==> flow/design.v <==
module Cfu (
    input               cmd_valid,
    output              cmd_ready,
    input      [9:0]    cmd_payload_function_id,
    input      [31:0]   cmd_payload_inputs_0,
    input      [31:0]   cmd_payload_inputs_1,
    output reg          rsp_valid,
    input               rsp_ready,
    output reg [31:0]   rsp_payload_outputs_0,
    input               reset,
    input               clk
);
    wire signed [15:0] prod_0, prod_1, prod_2, prod_3;
    assign prod_0 = ($signed(cmd_payload_inputs_0[7:0])) * $signed(cmd_payload_inputs_1[7:0]);
    assign prod_1 = ($signed(cmd_payload_inputs_0[15:8])) * $signed(cmd_payload_inputs_1[15:8]);
    assign prod_2 = ($signed(cmd_payload_inputs_0[23:16])) * $signed(cmd_payload_inputs_1[23:16]);
    assign prod_3 = ($signed(cmd_payload_inputs_0[31:24])) * $signed(cmd_payload_inputs_1[31:24]);
    wire signed [31:0] sum_prods;
    assign sum_prods = prod_0 + prod_1 + prod_2 + prod_3;
    assign cmd_ready = ~rsp_valid;   
    always @(posedge clk) begin
        if (reset) begin
            rsp_payload_outputs_0 <= 32'b0;
            rsp_valid <= 1'b0;
        end else if (rsp_valid) begin
                rsp_valid <= ~rsp_ready;
            end else if (cmd_valid) begin
                    rsp_valid <= 1'b1;
                    rsp_payload_outputs_0 <= |cmd_payload_function_id[9:3]
                        ? 32'b0
                        : rsp_payload_outputs_0 + sum_prods;
                end
            end
endmodule
# Tool chain data of Cfu
# The steps from the RTL of Cfu to its reports follow in flow order.
# Lines are those of the file above, counted from 1.
# Library cell names are shortened.
# The mark n/a stands for no value.
[inputs] top="Cfu" clk_port="clk" library="sky130hd" pvt_corner="tt_025C_1v80"

# Elaborated design
# Source: Yosys, flattened and elaborated, memories not mapped. Widths are those after wreduce. Registers that Yosys merges into a memory's read port (data or address) are not register bits. Print and check cells do not count. Equal cells are merged and count once.
[bits] word_cells=17 in_bits=78 register_bits=33 output_inout_bits=34
[classes] muxes=3 mul=4 n_addsub=4 n_reduce_logical=2 bitwise=2
[ops] op="multiplier 8 x 8 -> 16 bit" count=4
[ops] op="adder 32 bit" count=1
[ops] op="two-way mux 32 bit" count=1
[ops] op="adder 18 x 16 -> 19 bit" count=1
[ops] op="adder 17 x 16 -> 18 bit" count=1
[ops] op="adder 16 x 16 -> 17 bit" count=1
[ops] op="OR reduction 7 bit" count=1
[ops] op="NOT 1 bit" count=2
[ops] op="AND reduction 2 bit" count=1
[ops] op="two-way mux 1 bit" count=2

# Longest topological paths
# Depth = most cells in a row (Yosys ltp): at word level without a register or memory, in the mapped netlist without a sequential cell, where the memories' decode and read muxes count.
[logic_depth] depth_word=6 abc_area=0 ltp_mapped=37

# Mapped cells and area
# Yosys stat after the flow's synthesis: flattened, memories mapped to cells. It holds for the ABC_AREA given above (unset counts as 0); a run with the other value may have another netlist.
[by_type] cell="fa_1" count=327 area_total_um2=6.55E+03
[by_type] cell="ha_1" count=133 area_total_um2=1.66E+03
[by_type] cell="inv_1" count=389 area_total_um2=1460.15
[by_type] cell="and2_1" count=139 area_total_um2=869.584
[by_type] cell="dfxtp_1" count=33 area_total_um2=660.634
[by_type] cell="nand2_1" count=132 area_total_um2=495.475
[by_type] cell="xnor2_1" count=25 area_total_um2=218.96
[by_type] cell="a21oi_1" count=42 area_total_um2=210.202
[by_type] cell="nor2_1" count=44 area_total_um2=165.158
[by_type] cell="a21o_1" count=20 area_total_um2=150.144
[by_type] cell="xor2_1" count=15 area_total_um2=131.376
[by_type] cell="a22oi_1" count=15 area_total_um2=112.608
[by_type] cell="nand2b_1" count=17 area_total_um2=106.352
[by_type] cell="o21ai_0" count=21 area_total_um2=105.101
[by_type] cell="nor2b_1" count=14 area_total_um2=87.584
[by_type] cell="o21a_1" count=7 area_total_um2=52.55
[by_type] cell="and3_1" count=8 area_total_um2=50.048
[by_type] cell="o211ai_1" count=6 area_total_um2=45.043
# Other cell types: 40; their cells: 94.
[synth_totals] cell_count=1481 n_buf=10 ff_cells=33 seq_area_um2=660.6 area_um2=13795.7

# Timing after synthesis
# Source: OpenSTA report_checks on the synthesized netlist (no wires, ideal clock, input and output delay 20% of the period each), path of least setup slack; recovery checks are left aside. Register names are those of the netlist, which keeps one name where synthesis merged equal registers.
[synth_path] path_type="input -> register" start="input port cmd_payload_inputs_1[8]" end="register rsp_payload_outputs_0[31]" delay_ns=8.336 period_ns=12.0 t_first_pin_ns=2.400 arrival_ns=10.616 n_path_buf=0 input_delay_ns=2.400 driving_pins=30 slack_ns=1.264 synth_period_reached_ns=10.736
# "delay_ns" = arrival - input delay + setup time.
# "driving_pins" counts driving pins, that of a launching flip-flop among them; a cell with two outputs on the path counts twice.
# "synth_period_reached_ns" = period - worst setup slack (recovery checks aside). The figure is calculated, with input and output delays left at 20% of the set period.
# Between the ends stands the longest chain of elaborated cells between them, by number of cells; it is not shown to be the way that was timed. Of several equally long chains one is given.
# Each line given opens the expression or statement behind the cell; cells for indexed reads and writes are added by Yosys, which also makes memories of some case tables.
[synth_via] cell_sequence="and2_1 -> inv_1 -> fa_1 -> fa_1 -> inv_1 -> fa_1 -> fa_1 -> fa_1 -> fa_1 -> fa_1 -> inv_1 -> fa_1 -> inv_1 -> ha_1 -> nor3_1 -> or3_1 -> o211ai_2 -> a311o_1 -> a21oi_2 -> xnor2_1 -> ha_1 -> a21o_1 -> a211o_1 -> o22ai_1 -> inv_1 -> nand3_1 -> a21oi_1 -> or3_1 -> and3_1 -> a211o_1" elab_chain_cells=6 cone_cells=6 lines_between=4
[synth_lines] element="from (decl)" line=6 source="input      [31:0]   cmd_payload_inputs_1,"
[synth_lines] element="multiplier 8 x 8 -> 16 bit" line=15 source="assign prod_1 = ($signed(cmd_payload_inputs_0[15:8])) * $signed(cmd_payload_inputs_1[15:8]);"
[synth_lines] element="adder 16 x 16 -> 17 bit" line=19 source="assign sum_prods = prod_0 + prod_1 + prod_2 + prod_3;"
[synth_lines] element="adder 17 x 16 -> 18 bit" line=19
[synth_lines] element="adder 18 x 16 -> 19 bit" line=19
[synth_lines] element="adder 32 bit" line=31 source=": rsp_payload_outputs_0 + sum_prods;"
[synth_lines] element="two-way mux 32 bit" line=29 source="rsp_payload_outputs_0 <= |cmd_payload_function_id[9:3]"
[synth_lines] element="to (assign)" line=23 source="rsp_payload_outputs_0 <= 32'b0;"
[synth_lines] element="to (assign)" line=29
[synth_lines] element="to (decl)" line=9 source="output reg [31:0]   rsp_payload_outputs_0,"

# Path in the finished layout
# Path of least setup slack in the final report of stored run 1 (OpenROAD, finished layout, wires in). Where an end is a register, its clock arrival counts in the times.
[layout_path] path_type="input -> register" start="input port cmd_payload_inputs_0[31]" end="register rsp_payload_outputs_0[31]" driving_pins=33 t_first_pin_ns=2.40 arrival_ns=11.56 input_delay_ns=2.40 period_ns=12.0 n_path_buf=1 slack_ns=0.61
# Between the ends stands the longest chain of elaborated cells between them, by number of cells; it is not shown to be the way that was timed. Of several equally long chains one is given.
[layout_via] cell_sequence="clkdlybuf4s50_1 -> nand2_1 -> inv_1 -> fa_1 -> inv_1 -> fa_1 -> fa_1 -> inv_1 -> fa_1 -> fa_1 -> fa_1 -> fa_1 -> inv_1 -> fa_1 -> inv_1 -> ha_1 -> nand2_1 -> or3_1 -> o211ai_2 -> and2_2 -> a21o_1 -> a21oi_1 -> xnor2_1 -> ha_1 -> a21o_1 -> a31oi_1 -> a21oi_1 -> nor2b_1 -> a21oi_2 -> a21oi_1 -> or3_1 -> and3_1 -> a211o_1" elab_chain_cells=4 cone_cells=4 lines_between=4
[layout_lines] element="from (decl)" line=5 source="input      [31:0]   cmd_payload_inputs_0,"
[layout_lines] element="multiplier 8 x 8 -> 16 bit" line=17 source="assign prod_3 = ($signed(cmd_payload_inputs_0[31:24])) * $signed(cmd_payload_inputs_1[31:24]);"
[layout_lines] element="adder 18 x 16 -> 19 bit" line=19 source="assign sum_prods = prod_0 + prod_1 + prod_2 + prod_3;"
[layout_lines] element="adder 32 bit" line=31 source=": rsp_payload_outputs_0 + sum_prods;"
[layout_lines] element="two-way mux 32 bit" line=29 source="rsp_payload_outputs_0 <= |cmd_payload_function_id[9:3]"
[layout_lines] element="to (assign)" line=23 source="rsp_payload_outputs_0 <= 32'b0;"
[layout_lines] element="to (assign)" line=29
[layout_lines] element="to (decl)" line=9 source="output reg [31:0]   rsp_payload_outputs_0,"

# Below are 3 stored runs of the flow (Yosys, OpenROAD; platform sky130hd) on Cfu, each with its settings and what was measured, unordered. Constraints: input delay and output delay 20% of the set period each, output load 0.01 pF.
# "achieved_clock_period_ns": clock period set for the run, less the worst setup slack. It is reckoned from that one timing run; input and output delays stay at 20% of the period that was set.
# "worst_path_allowed_less_slack_ns": the worst setup path's part of the clock period (all of it between registers, 20% less for each end at a port) less its slack. A launch clock that arrives late makes it longer, a capture clock that arrives late makes it shorter.
run="stored run 1" settings CELL_PAD_IN_SITES_DETAIL_PLACEMENT=0 CORE_UTILIZATION=22 CTS_CLUSTER_SIZE=98 GPL_TIMING_DRIVEN=1 HOLD_SLACK_MARGIN=0.23 MAX_ROUTING_LAYER="met4" MIN_ROUTING_LAYER="met1" SLEW_MARGIN=30 period_ns=12.0 CAP_MARGIN=20 CORE_MARGIN=2
run="stored run 1" results yosys.chip_area_um2=13795.7 timing.setup.tns_ns=0.000 final_die_area_um2=64727.0 layout_stdcell_area_um2=16161.8 ws_setup_ns=0.612 holdWs_ns=0.481 fin_util_pct=26.1 achieved_clock_period_ns=11.388 worst_path_allowed_less_slack_ns=8.99 critical_path_type="input -> register"
run="stored run 2" settings GPL_TIMING_DRIVEN=0 HOLD_SLACK_MARGIN=0.23 MAX_ROUTING_LAYER="met4" period_ns=12.0 CAP_MARGIN=20 CORE_MARGIN=2 CORE_UTILIZATION=40 SLEW_MARGIN=20
run="stored run 2" results yosys.chip_area_um2=13795.7 timing.setup.tns_ns=0.000 final_die_area_um2=35991.8 layout_stdcell_area_um2=15657.5 ws_setup_ns=0.533 holdWs_ns=0.485 fin_util_pct=45.7 achieved_clock_period_ns=11.467 worst_path_allowed_less_slack_ns=9.07 critical_path_type="input -> register"
run="stored run 3" settings CAP_MARGIN=10 CELL_PAD_IN_SITES_DETAIL_PLACEMENT=2 CORE_MARGIN=3 CORE_UTILIZATION=63 CTS_CLUSTER_SIZE=61 GPL_ROUTABILITY_DRIVEN=0 GPL_TIMING_DRIVEN=0 MAX_ROUTING_LAYER="met5" MIN_ROUTING_LAYER="met2" PLACE_DENSITY=0.74 SETUP_SLACK_MARGIN=0.05 period_ns=7.29 SLEW_MARGIN=20
run="stored run 3" outcome="no final report: placement broke off with DPL-0033"
